==> flow/design.v <==
`timescale 1ns / 1ps
module rrc_filter #(
	parameter WIDTH = 9
)(
	input logic clk,
	input logic rst,
	input logic signed [WIDTH-1:0] filter_in,
	output logic signed [WIDTH-1:0] filter_out
);
	logic signed [WIDTH-1:0] shift_reg_out [0:31];
	logic signed [2*WIDTH-1:0] mul_sum [0:32];
	logic signed [23:0] acc_sum;
	integer i;
	always @(posedge clk or posedge rst) begin
		if(rst) begin
			for(i = 0; i < 32; i=i+1) begin
				shift_reg_out[i] <= 9'b0;
			end
		end
		else begin
			shift_reg_out[0] <= filter_in;
			for(i = 0; i < 31; i=i+1) begin
				shift_reg_out[i+1] <= shift_reg_out[i];
			end
		end
	end
	multiplier_9b #(.WIDTH(9)) MUL0(.mul_in(filter_in), .coefficient(9'd0), .mul_out(mul_sum[0]));
	multiplier_9b #(.WIDTH(9)) MUL1(.mul_in(shift_reg_out[0]), .coefficient(-9'd1), .mul_out(mul_sum[1]));
	multiplier_9b #(.WIDTH(9)) MUL2(.mul_in(shift_reg_out[1]), .coefficient(9'd1),.mul_out(mul_sum[2]));
	multiplier_9b #(.WIDTH(9)) MUL3(.mul_in(shift_reg_out[2]), .coefficient(9'd0),.mul_out(mul_sum[3]));
	multiplier_9b #(.WIDTH(9)) MUL4(.mul_in(shift_reg_out[3]), .coefficient(-9'd1),.mul_out(mul_sum[4]));
	multiplier_9b #(.WIDTH(9)) MUL5(.mul_in(shift_reg_out[4]), .coefficient(9'd2),.mul_out(mul_sum[5]));
	multiplier_9b #(.WIDTH(9)) MUL6(.mul_in(shift_reg_out[5]), .coefficient(9'd0),.mul_out(mul_sum[6]));
	multiplier_9b #(.WIDTH(9)) MUL7(.mul_in(shift_reg_out[6]), .coefficient(-9'd2),.mul_out(mul_sum[7]));
	multiplier_9b #(.WIDTH(9)) MUL8(.mul_in(shift_reg_out[7]), .coefficient(9'd2),.mul_out(mul_sum[8]));
	multiplier_9b #(.WIDTH(9)) MUL9(.mul_in(shift_reg_out[8]), .coefficient(9'd0),.mul_out(mul_sum[9]));
	multiplier_9b #(.WIDTH(9)) MUL10(.mul_in(shift_reg_out[9]), .coefficient(-9'd6),.mul_out(mul_sum[10]));
	multiplier_9b #(.WIDTH(9)) MUL11(.mul_in(shift_reg_out[10]), .coefficient(9'd8),.mul_out(mul_sum[11]));
	multiplier_9b #(.WIDTH(9)) MUL12(.mul_in(shift_reg_out[11]), .coefficient(9'd10),.mul_out(mul_sum[12]));
	multiplier_9b #(.WIDTH(9)) MUL13(.mul_in(shift_reg_out[12]), .coefficient(-9'd28),.mul_out(mul_sum[13]));
	multiplier_9b #(.WIDTH(9)) MUL14(.mul_in(shift_reg_out[13]), .coefficient(-9'd14),.mul_out(mul_sum[14]));
	multiplier_9b #(.WIDTH(9)) MUL15(.mul_in(shift_reg_out[14]), .coefficient(9'd111),.mul_out(mul_sum[15]));
	multiplier_9b #(.WIDTH(9)) MUL16(.mul_in(shift_reg_out[15]), .coefficient(9'd196),.mul_out(mul_sum[16]));
	multiplier_9b #(.WIDTH(9)) MUL17(.mul_in(shift_reg_out[16]), .coefficient(9'd111),.mul_out(mul_sum[17]));
	multiplier_9b #(.WIDTH(9)) MUL18(.mul_in(shift_reg_out[17]), .coefficient(-9'd14),.mul_out(mul_sum[18]));
	multiplier_9b #(.WIDTH(9)) MUL19(.mul_in(shift_reg_out[18]), .coefficient(-9'd28),.mul_out(mul_sum[19]));
	multiplier_9b #(.WIDTH(9)) MUL20(.mul_in(shift_reg_out[19]), .coefficient(9'd10),.mul_out(mul_sum[20]));
	multiplier_9b #(.WIDTH(9)) MUL21(.mul_in(shift_reg_out[20]), .coefficient(9'd8),.mul_out(mul_sum[21]));
	multiplier_9b #(.WIDTH(9)) MUL22(.mul_in(shift_reg_out[21]), .coefficient(-9'd6),.mul_out(mul_sum[22]));
	multiplier_9b #(.WIDTH(9)) MUL23(.mul_in(shift_reg_out[22]), .coefficient(9'd0),.mul_out(mul_sum[23]));
	multiplier_9b #(.WIDTH(9)) MUL24(.mul_in(shift_reg_out[23]), .coefficient(9'd2),.mul_out(mul_sum[24]));
	multiplier_9b #(.WIDTH(9)) MUL25(.mul_in(shift_reg_out[24]), .coefficient(-9'd2),.mul_out(mul_sum[25]));
	multiplier_9b #(.WIDTH(9)) MUL26(.mul_in(shift_reg_out[25]), .coefficient(9'd0),.mul_out(mul_sum[26]));
	multiplier_9b #(.WIDTH(9)) MUL27(.mul_in(shift_reg_out[26]), .coefficient(9'd2),.mul_out(mul_sum[27]));
	multiplier_9b #(.WIDTH(9)) MUL28(.mul_in(shift_reg_out[27]), .coefficient(-9'd1),.mul_out(mul_sum[28]));
	multiplier_9b #(.WIDTH(9)) MUL29(.mul_in(shift_reg_out[28]), .coefficient(9'd0),.mul_out(mul_sum[29]));
	multiplier_9b #(.WIDTH(9)) MUL30(.mul_in(shift_reg_out[29]), .coefficient(9'd1),.mul_out(mul_sum[30]));
	multiplier_9b #(.WIDTH(9)) MUL31(.mul_in(shift_reg_out[30]), .coefficient(-9'd1),.mul_out(mul_sum[31]));
	multiplier_9b #(.WIDTH(9)) MUL32(.mul_in(shift_reg_out[31]), .coefficient(9'd0),.mul_out(mul_sum[32]));
	always_comb begin : accumulate_sum
		acc_sum = mul_sum[0] + mul_sum[1] + mul_sum[2] + mul_sum[3] + mul_sum[4] + 
		mul_sum[5] + mul_sum[6] + mul_sum[7] + mul_sum[8] + mul_sum[9] + 
		mul_sum[10] + mul_sum[11] + mul_sum[12] + mul_sum[13] + mul_sum[14] + 
		mul_sum[15] + mul_sum[16] + mul_sum[17] + mul_sum[18] + mul_sum[19] + 
		mul_sum[20] + mul_sum[21] + mul_sum[22] + mul_sum[23] + mul_sum[24] + 
		mul_sum[25] + mul_sum[26] + mul_sum[27] + mul_sum[28] + mul_sum[29] + 
		mul_sum[30] + mul_sum[31] + mul_sum[32];  
	end
	logic signed [15:0] trunc_frac_sum;
	assign trunc_frac_sum = acc_sum[23:8];
	always_ff @( posedge clk or posedge rst ) begin : blockName
		if(rst) begin
			filter_out <= 0;
		end
		else if(trunc_frac_sum > 255) begin
			filter_out <= 255;
		end
		else if(trunc_frac_sum < -256) begin
			filter_out <= -256;
		end
		else begin
			filter_out <= trunc_frac_sum;
		end
	end
endmodule
module multiplier_9b #(
	parameter WIDTH = 9
)(
	input logic signed [WIDTH-1:0] mul_in,
	input logic signed [WIDTH-1:0] coefficient,
	output logic signed [2*WIDTH-1:0] mul_out
);
	assign mul_out = mul_in * coefficient;
endmodule
--- tool output ---
Tool chain data of rrc_filter --
Module rrc_filter before and after one edit of its RTL, step after step. "original" refers to lines of the RTL above, "edited" to lines of the edited file. "difference": "edited" minus "original" as printed here. "rel. change": 100 x difference / "original". Operators: Yosys type, input widths -> output width; for muxes data width and select width s. Library cell names are shortened. Not given: -
Design: top module rrc_filter, clock clk, library sky130hd, timing corner tt_025C_1v80

The edit --
Unified diff, file above to edited file. The edit is scripted: it alters the design's behaviour and was not made to optimise anything.
begin of diff
@@ -33,5 +33,5 @@
 	multiplier_9b #(.WIDTH(9)) MUL6(.mul_in(shift_reg_out[5]), .coefficient(9'd0),.mul_out(mul_sum[6]));
 	multiplier_9b #(.WIDTH(9)) MUL7(.mul_in(shift_reg_out[6]), .coefficient(-9'd2),.mul_out(mul_sum[7]));
-	multiplier_9b #(.WIDTH(9)) MUL8(.mul_in(shift_reg_out[7]), .coefficient(9'd2),.mul_out(mul_sum[8]));
+	assign mul_sum[8] = 0;
 	multiplier_9b #(.WIDTH(9)) MUL9(.mul_in(shift_reg_out[8]), .coefficient(9'd0),.mul_out(mul_sum[9]));
 	multiplier_9b #(.WIDTH(9)) MUL10(.mul_in(shift_reg_out[9]), .coefficient(-9'd6),.mul_out(mul_sum[10]));
end of diff

Elaborated design --
Counts by Yosys on the flattened word-level netlist (proc, flatten, opt, wreduce). Print and check cells are left out. Cells with the same type and inputs are merged into one.
Bit counts:
- output and inout port bits | original 9, edited 9, difference 0, rel. change 0.00%
- input port bits | original 11, edited 11, difference 0, rel. change 0.00%
- register bits | original 288, edited 288, difference 0, rel. change 0.00%
Operators by class:
- multiplexer cells | original 2, edited 2, difference 0, rel. change 0.00%
- magnitude comparators | original 2, edited 2, difference 0, rel. change 0.00%
- multiply operators | original 11, edited 11, difference 0, rel. change 0.00%
- add/sub/neg operators | original 30, edited 29, difference -1, rel. change -3.33%
Operators by type and width:
- $add 24x12->24 | original 2, edited 1, difference -1, rel. change -50.00%
- $add 22x10->23 | original 1, edited 0, difference -1, rel. change -100.00%
- $add 23x13->24 | original 1, edited 0, difference -1, rel. change -100.00%
- $add 22x13->23 | original 0, edited 1, difference +1
- $add 23x12->24 | original 0, edited 1, difference +1
- $add 24x18->24 | original 13, edited 13, difference 0, rel. change 0.00%
- $mul 9x4->13 const B | original 6, edited 6, difference 0, rel. change 0.00%
- $neg 9->18 | original 4, edited 4, difference 0, rel. change 0.00%
- $add 24x10->24 | original 2, edited 2, difference 0, rel. change 0.00%
- $mul 9x3->12 const B | original 2, edited 2, difference 0, rel. change 0.00%
- $mul 9x8->17 const B | original 2, edited 2, difference 0, rel. change 0.00%
- $mux 9 | original 2, edited 2, difference 0, rel. change 0.00%
- $neg 9->17 | original 2, edited 2, difference 0, rel. change 0.00%
- $add 18x9->19 | original 1, edited 1, difference 0, rel. change 0.00%
- $add 19x18->20 | original 1, edited 1, difference 0, rel. change 0.00%
- $add 20x10->21 | original 1, edited 1, difference 0, rel. change 0.00%
- $add 21x18->22 | original 1, edited 1, difference 0, rel. change 0.00%
- $add 24x9->24 | original 1, edited 1, difference 0, rel. change 0.00%
- $gt 16x9->1 const B | original 1, edited 1, difference 0, rel. change 0.00%
- $lt 16x9->1 const B | original 1, edited 1, difference 0, rel. change 0.00%
- $mul 9x7->16 const B | original 1, edited 1, difference 0, rel. change 0.00%

Longest topological paths --
Yosys ltp: most cells in a row. Word level: on the elaborated netlist, between registers, memories and ports. Mapped: between sequential cells and ports; inverters and the memories' decode and read muxes count.
Logic depth:
- word-level depth | original 28, edited 27, difference -1, rel. change -3.57%
- ABC_AREA | original 0, edited 0
- gate-level depth with buffers | original 40, edited 40, difference 0, rel. change 0.00%
- gate-level depth less buffers | original 39, edited 40, difference +1, rel. change +2.56%

Mapped cells and area --
The flow's flattened synthesis, as Yosys stat reports it; memories are mapped. The netlist is that of the ABC_AREA named above (0 if unset); the other value can give another one.
Cell types:
- inv_1 | original 607, edited 647, difference +40, rel. change +6.59%
- o21ai_1 | original 27, edited 4, difference -23, rel. change -85.19%
- o21ai_0 | original 23, edited 43, difference +20, rel. change +86.96%
- nor2_1 | original 33, edited 52, difference +19, rel. change +57.58%
- ha_1 | original 330, edited 313, difference -17, rel. change -5.15%
- a21oi_1 | original 69, edited 53, difference -16, rel. change -23.19%
- xnor2_1 | original 90, edited 75, difference -15, rel. change -16.67%
- a21o_1 | original 41, edited 26, difference -15, rel. change -36.59%
- nand2_1 | original 36, edited 49, difference +13, rel. change +36.11%
- a21boi_0 | original 0, edited 7, difference +7
- a21boi_1 | original 6, edited 0, difference -6, rel. change -100.00%
- a211oi_1 | original 6, edited 2, difference -4, rel. change -66.67%
- a211o_1 | original 5, edited 1, difference -4, rel. change -80.00%
- o31ai_2 | original 0, edited 4, difference +4
- nor3_1 | original 15, edited 18, difference +3, rel. change +20.00%
- and3_1 | original 8, edited 5, difference -3, rel. change -37.50%
- and2_1 | original 6, edited 3, difference -3, rel. change -50.00%
- clkbuf_1 | original 4, edited 1, difference -3, rel. change -75.00%
The list need not be complete.
Mapped netlist:
- sequential part of the area (µm²) | original 7206.9, edited 7206.9, difference 0.0, rel. change 0.00%
- mapped area (µm²) | original 25449.4, edited 25250.5, difference -198.9, rel. change -0.78%
- mapped cells | original 2181, edited 2197, difference +16, rel. change +0.73%
- mapped flip-flops | original 288, edited 288, difference 0, rel. change 0.00%
The figures by module come from a second, unflattened synthesis with its own total; it is not the netlist above.
Unflattened totals:
- cell total of the unflattened synthesis | original 12567, edited 12277, difference -290, rel. change -2.31%
- area total of the unflattened synthesis (µm²) | original 122058.3, edited 119163.0, difference -2895.3, rel. change -2.37%
Rows give one instance, submodules left out.
By module, original:
- multiplier_9b #(WIDTH=9) | area 3001.6 µm², times used 33, cells 327
- rrc_filter | area 23004.6 µm², times used 1, cells 1776
By module, edited:
- multiplier_9b #(WIDTH=9) | area 3001.6 µm², times used 32, cells 327
- rrc_filter | area 23110.9 µm², times used 1, cells 1813

Timing after synthesis --
Source: OpenSTA report_checks on the synthesized netlist (no wires, ideal clock, input and output delay 20% of the period each), path of least setup slack; recovery checks are left aside. Register names are those of the netlist, which keeps one name where synthesis merged equal registers.
Timing post-synthesis:
- path type | original register to register, edited register to register
- start point | original register shift_reg_out[14][8], edited register shift_reg_out[14][8]
- end point | original register filter_out[0], edited register filter_out[0]
- required time (ns) | original 10.358, edited 10.408, difference +0.050, rel. change +0.48%
- stages | original 36, edited 35, difference -1, rel. change -2.78%
- arrival (ns) | original 9.990, edited 9.591, difference -0.399, rel. change -3.99%
- slack (ns) | original 0.368, edited 0.817, difference +0.449
- library setup time (ns) | original 0.142, edited 0.092, difference -0.050
- clock period (ns) | original 10.5, edited 10.5, difference 0.0, rel. change 0.00%
- path delay (ns) | original 10.132, edited 9.683, difference -0.449, rel. change -4.43%
- synthesis period reached (ns) | original 10.132, edited 9.683, difference -0.449, rel. change -4.43%
"path delay" is the arrival time less input delay plus setup time. "stages": output pins that drive a net of the path, with the launching flip-flop's if there is one; two outputs of one cell count as two. "synthesis period reached" is the clock period less the worst setup slack; recovery checks do not enter. This is arithmetic on one report: input and output delays are still those of the set period (20% each). The rows between start and end are the longest chain of elaborated cells between them; the timing report does not say that the signal goes this way. Where chains are equally long, one stands for them. A line is the first line of the expression or statement that the cell stems from. Yosys adds cells for indexed reads and writes and turns some case tables into memories. At most two assigning lines are given for a register; there are more.
Between the ends, post-synthesis, original: path through dfrtp_1 clkbuf_1 inv_1 fa_1 inv_1 fa_1 fa_1 ha_1 a21o_1 a31o_1 a211oi_1 nor3b_1 nor3_1 xor2_1 fa_1 fa_1 inv_1 fa_1 fa_1 inv_1 fa_1 inv_1 fa_1 inv_1 fa_1 inv_1 ha_1 and2_1 buf_6 a221oi_2 o21ai_2 a2111oi_2 nor3_1 a211o_1 o41ai_4 o21ai_1, length of the longest elaborated chain 18, elaborated cells between the ends (all ways) 19, source lines of those cells 4
RTL lines, path post-synthesis, original:
- start, declared | RTL line 10 | logic signed [WIDTH-1:0] shift_reg_out [0:31];
- start, assigned | RTL line 17 | shift_reg_out[i] <= 9'b0;
- start, assigned | RTL line 23 | shift_reg_out[i+1] <= shift_reg_out[i];
- $mul 9x8->17 | RTL line 93 | assign mul_out = mul_in * coefficient;
- $add 24x18->24 x6 | RTL line 61 | acc_sum = mul_sum[0] + mul_sum[1] + mul_sum[2] + mul_sum[3] + mul_sum[4] +
- $add 24x12->24 | RTL line 61
- $add 24x18->24 | RTL line 61
- $add 24x10->24 | RTL line 61
- $add 24x18->24 | RTL line 61
- $add 24x10->24 | RTL line 61
- $add 24x18->24 | RTL line 61
- $add 24x9->24 | RTL line 61
- $add 24x18->24 | RTL line 61
- $lt 16x9->1 | RTL line 78 | else if(trunc_frac_sum < -256) begin
- $mux 9 | RTL line 78
- $mux 9 | RTL line 75 | else if(trunc_frac_sum > 255) begin
- end, assigned | RTL line 79 | filter_out <= -256;
- end, assigned | RTL line 82 | filter_out <= trunc_frac_sum;
- end, declared | RTL line 8 | output logic signed [WIDTH-1:0] filter_out
Between the ends, post-synthesis, edited: path through dfrtp_1 clkbuf_1 inv_1 fa_1 inv_1 fa_1 fa_1 ha_1 nor3_1 nor2_1 o41a_1 a41oi_1 a21oi_1 xnor2_1 fa_1 fa_1 inv_1 fa_1 fa_1 inv_1 fa_1 inv_1 fa_1 inv_1 fa_1 inv_1 ha_1 o21ai_0 and4bb_2 and3_1 o21ai_0 nor3b_1 nand2_2 o41a_4 o31ai_2, length of the longest elaborated chain 18, elaborated cells between the ends (all ways) 19, source lines of those cells 4
RTL lines, path post-synthesis, edited:
- start, declared | RTL line 10 | logic signed [WIDTH-1:0] shift_reg_out [0:31];
- start, assigned | RTL line 17 | shift_reg_out[i] <= 9'b0;
- start, assigned | RTL line 23 | shift_reg_out[i+1] <= shift_reg_out[i];
- $mul 9x8->17 | RTL line 93 | assign mul_out = mul_in * coefficient;
- $add 24x18->24 x6 | RTL line 61 | acc_sum = mul_sum[0] + mul_sum[1] + mul_sum[2] + mul_sum[3] + mul_sum[4] +
- $add 24x12->24 | RTL line 61
- $add 24x18->24 | RTL line 61
- $add 24x10->24 | RTL line 61
- $add 24x18->24 | RTL line 61
- $add 24x10->24 | RTL line 61
- $add 24x18->24 | RTL line 61
- $add 24x9->24 | RTL line 61
- $add 24x18->24 | RTL line 61
- $lt 16x9->1 | RTL line 78 | else if(trunc_frac_sum < -256) begin
- $mux 9 | RTL line 78
- $mux 9 | RTL line 75 | else if(trunc_frac_sum > 255) begin
- end, assigned | RTL line 79 | filter_out <= -256;
- end, assigned | RTL line 82 | filter_out <= trunc_frac_sum;
- end, declared | RTL line 8 | output logic signed [WIDTH-1:0] filter_out

Timing after layout --
Path of least setup slack in the final report of each run of pair A (OpenROAD, finished layout, wires in). Where an end is a register, its clock arrival counts in the times.
Timing post-layout:
- path type | original register to register, edited register to register
- start point | original register shift_reg_out[16][4], edited register shift_reg_out[14][2]
- end point | original register filter_out[5], edited register filter_out[6]
- arrival (ns) | original 10.50, edited 10.53, difference +0.03, rel. change +0.29%
- stages | original 35, edited 33, difference -2, rel. change -5.71%
- required time (ns) | original 10.92, edited 10.91, difference -0.01, rel. change -0.09%
- slack (ns) | original 0.42, edited 0.39, difference -0.03
- clock period (ns) | original 10.5, edited 10.5, difference 0.0, rel. change 0.00%
- library setup time (ns) | original 0.12, edited 0.12, difference 0.00
The rows between start and end are the longest chain of elaborated cells between them; the timing report does not say that the signal goes this way. Where chains are equally long, one stands for them. At most two assigning lines are given for a register; there are more.
Between the ends, post-layout, original: path through dfrtp_2 ha_1 xor2_1 ha_1 a21o_1 fa_1 inv_1 fa_1 inv_1 ha_1 a21o_1 a221o_1 a31o_1 a21oi_1 xnor2_1 fa_1 fa_1 inv_1 fa_1 inv_1 fa_1 inv_1 fa_1 inv_1 fa_1 fa_1 ha_1 a21oi_1 o21a_1 o21bai_1 a2111o_1 a211o_1 o41ai_4 buf_4 o21ai_1, length of the longest elaborated chain 16, elaborated cells between the ends (all ways) 17, source lines of those cells 4
RTL lines, path post-layout, original:
- start, declared | RTL line 10 | logic signed [WIDTH-1:0] shift_reg_out [0:31];
- start, assigned | RTL line 17 | shift_reg_out[i] <= 9'b0;
- start, assigned | RTL line 23 | shift_reg_out[i+1] <= shift_reg_out[i];
- $mul 9x8->17 | RTL line 93 | assign mul_out = mul_in * coefficient;
- $add 24x18->24 x4 | RTL line 61 | acc_sum = mul_sum[0] + mul_sum[1] + mul_sum[2] + mul_sum[3] + mul_sum[4] +
- $add 24x12->24 | RTL line 61
- $add 24x18->24 | RTL line 61
- $add 24x10->24 | RTL line 61
- $add 24x18->24 | RTL line 61
- $add 24x10->24 | RTL line 61
- $add 24x18->24 | RTL line 61
- $add 24x9->24 | RTL line 61
- $add 24x18->24 | RTL line 61
- $lt 16x9->1 | RTL line 78 | else if(trunc_frac_sum < -256) begin
- $mux 9 | RTL line 78
- $mux 9 | RTL line 75 | else if(trunc_frac_sum > 255) begin
- end, assigned | RTL line 79 | filter_out <= -256;
- end, assigned | RTL line 82 | filter_out <= trunc_frac_sum;
- end, declared | RTL line 8 | output logic signed [WIDTH-1:0] filter_out
Between the ends, post-layout, edited: path through dfrtp_2 ha_1 xor2_1 ha_1 inv_1 fa_1 fa_1 inv_1 ha_1 nand2b_1 a21boi_0 o41a_1 a41oi_2 a21oi_2 xnor2_1 buf_4 fa_2 fa_1 fa_2 fa_1 fa_1 fa_1 fa_1 inv_1 ha_1 a21o_1 a21o_1 or4_1 nand4_1 nor3b_4 nor4_1 a41o_2 o21ai_1, length of the longest elaborated chain 18, elaborated cells between the ends (all ways) 19, source lines of those cells 4
RTL lines, path post-layout, edited:
- start, declared | RTL line 10 | logic signed [WIDTH-1:0] shift_reg_out [0:31];
- start, assigned | RTL line 17 | shift_reg_out[i] <= 9'b0;
- start, assigned | RTL line 23 | shift_reg_out[i+1] <= shift_reg_out[i];
- $mul 9x8->17 | RTL line 93 | assign mul_out = mul_in * coefficient;
- $add 24x18->24 x6 | RTL line 61 | acc_sum = mul_sum[0] + mul_sum[1] + mul_sum[2] + mul_sum[3] + mul_sum[4] +
- $add 24x12->24 | RTL line 61
- $add 24x18->24 | RTL line 61
- $add 24x10->24 | RTL line 61
- $add 24x18->24 | RTL line 61
- $add 24x10->24 | RTL line 61
- $add 24x18->24 | RTL line 61
- $add 24x9->24 | RTL line 61
- $add 24x18->24 | RTL line 61
- $lt 16x9->1 | RTL line 78 | else if(trunc_frac_sum < -256) begin
- $mux 9 | RTL line 78
- $mux 9 | RTL line 75 | else if(trunc_frac_sum > 255) begin
- end, assigned | RTL line 79 | filter_out <= -256;
- end, assigned | RTL line 82 | filter_out <= trunc_frac_sum;
- end, declared | RTL line 8 | output logic signed [WIDTH-1:0] filter_out

Flow runs --
Both versions went through the flow (Yosys, OpenROAD) with the same settings in each pair. Constraints: input delay and output delay 20% of the set period each, output load 0.01 pF.
Flow settings, pair A: period_ns 10.5, CAP_MARGIN 20, CORE_MARGIN 2, CORE_UTILIZATION 40, SLEW_MARGIN 20
Results, pair A:
- worst slack on setup checks (ns) | original 0.424, edited 0.386, difference -0.038
- worst hold slack in the final report (ns) | original 0.335, edited 0.343, difference +0.008
- post-synthesis cell area (µm²) | original 25449.4, edited 25250.5, difference -198.9, rel. change -0.78%
- die footprint (µm²) | original 65656.4, edited 65152.6, difference -503.8, rel. change -0.77%
- standard-cell area of the final layout (µm²) | original 28222.1, edited 28048.2, difference -173.9, rel. change -0.62%
- utilization after layout | original 0.448, edited 0.447, difference -0.001
- total negative slack on setup checks (ns) | original 0.000, edited 0.000, difference 0.000
- achieved period (ns) | original 10.076, edited 10.114, difference +0.038, rel. change +0.38%
Flow settings, pair B: ABC_AREA 1, CORE_MARGIN 6, CORE_UTILIZATION 15, CTS_CLUSTER_SIZE 77, MIN_ROUTING_LAYER met1, PLACE_DENSITY 0.91, SLEW_MARGIN 5, period_ns 13.9, CAP_MARGIN 20
Results, pair B:
- worst slack on setup checks (ns) | original 3.963, edited 3.928, difference -0.035
- worst hold slack in the final report (ns) | original 0.316, edited 0.348, difference +0.032
- post-synthesis cell area (µm²) | original 25719.7, edited 25530.7, difference -189.0, rel. change -0.73%
- die footprint (µm²) | original 181544.0, edited 180251.0, difference -1293.0, rel. change -0.71%
- standard-cell area of the final layout (µm²) | original 29763.5, edited 29619.7, difference -143.8, rel. change -0.48%
- utilization after layout | original 0.175, edited 0.176, difference +0.001
- total negative slack on setup checks (ns) | original 0.000, edited 0.000, difference 0.000
- achieved period (ns) | original 9.937, edited 9.972, difference +0.035, rel. change +0.35%
"achieved period": clock period set for the run, less the worst setup slack. It is reckoned from that one timing run; input and output delays stay at 20% of the period that was set.
--- end ---
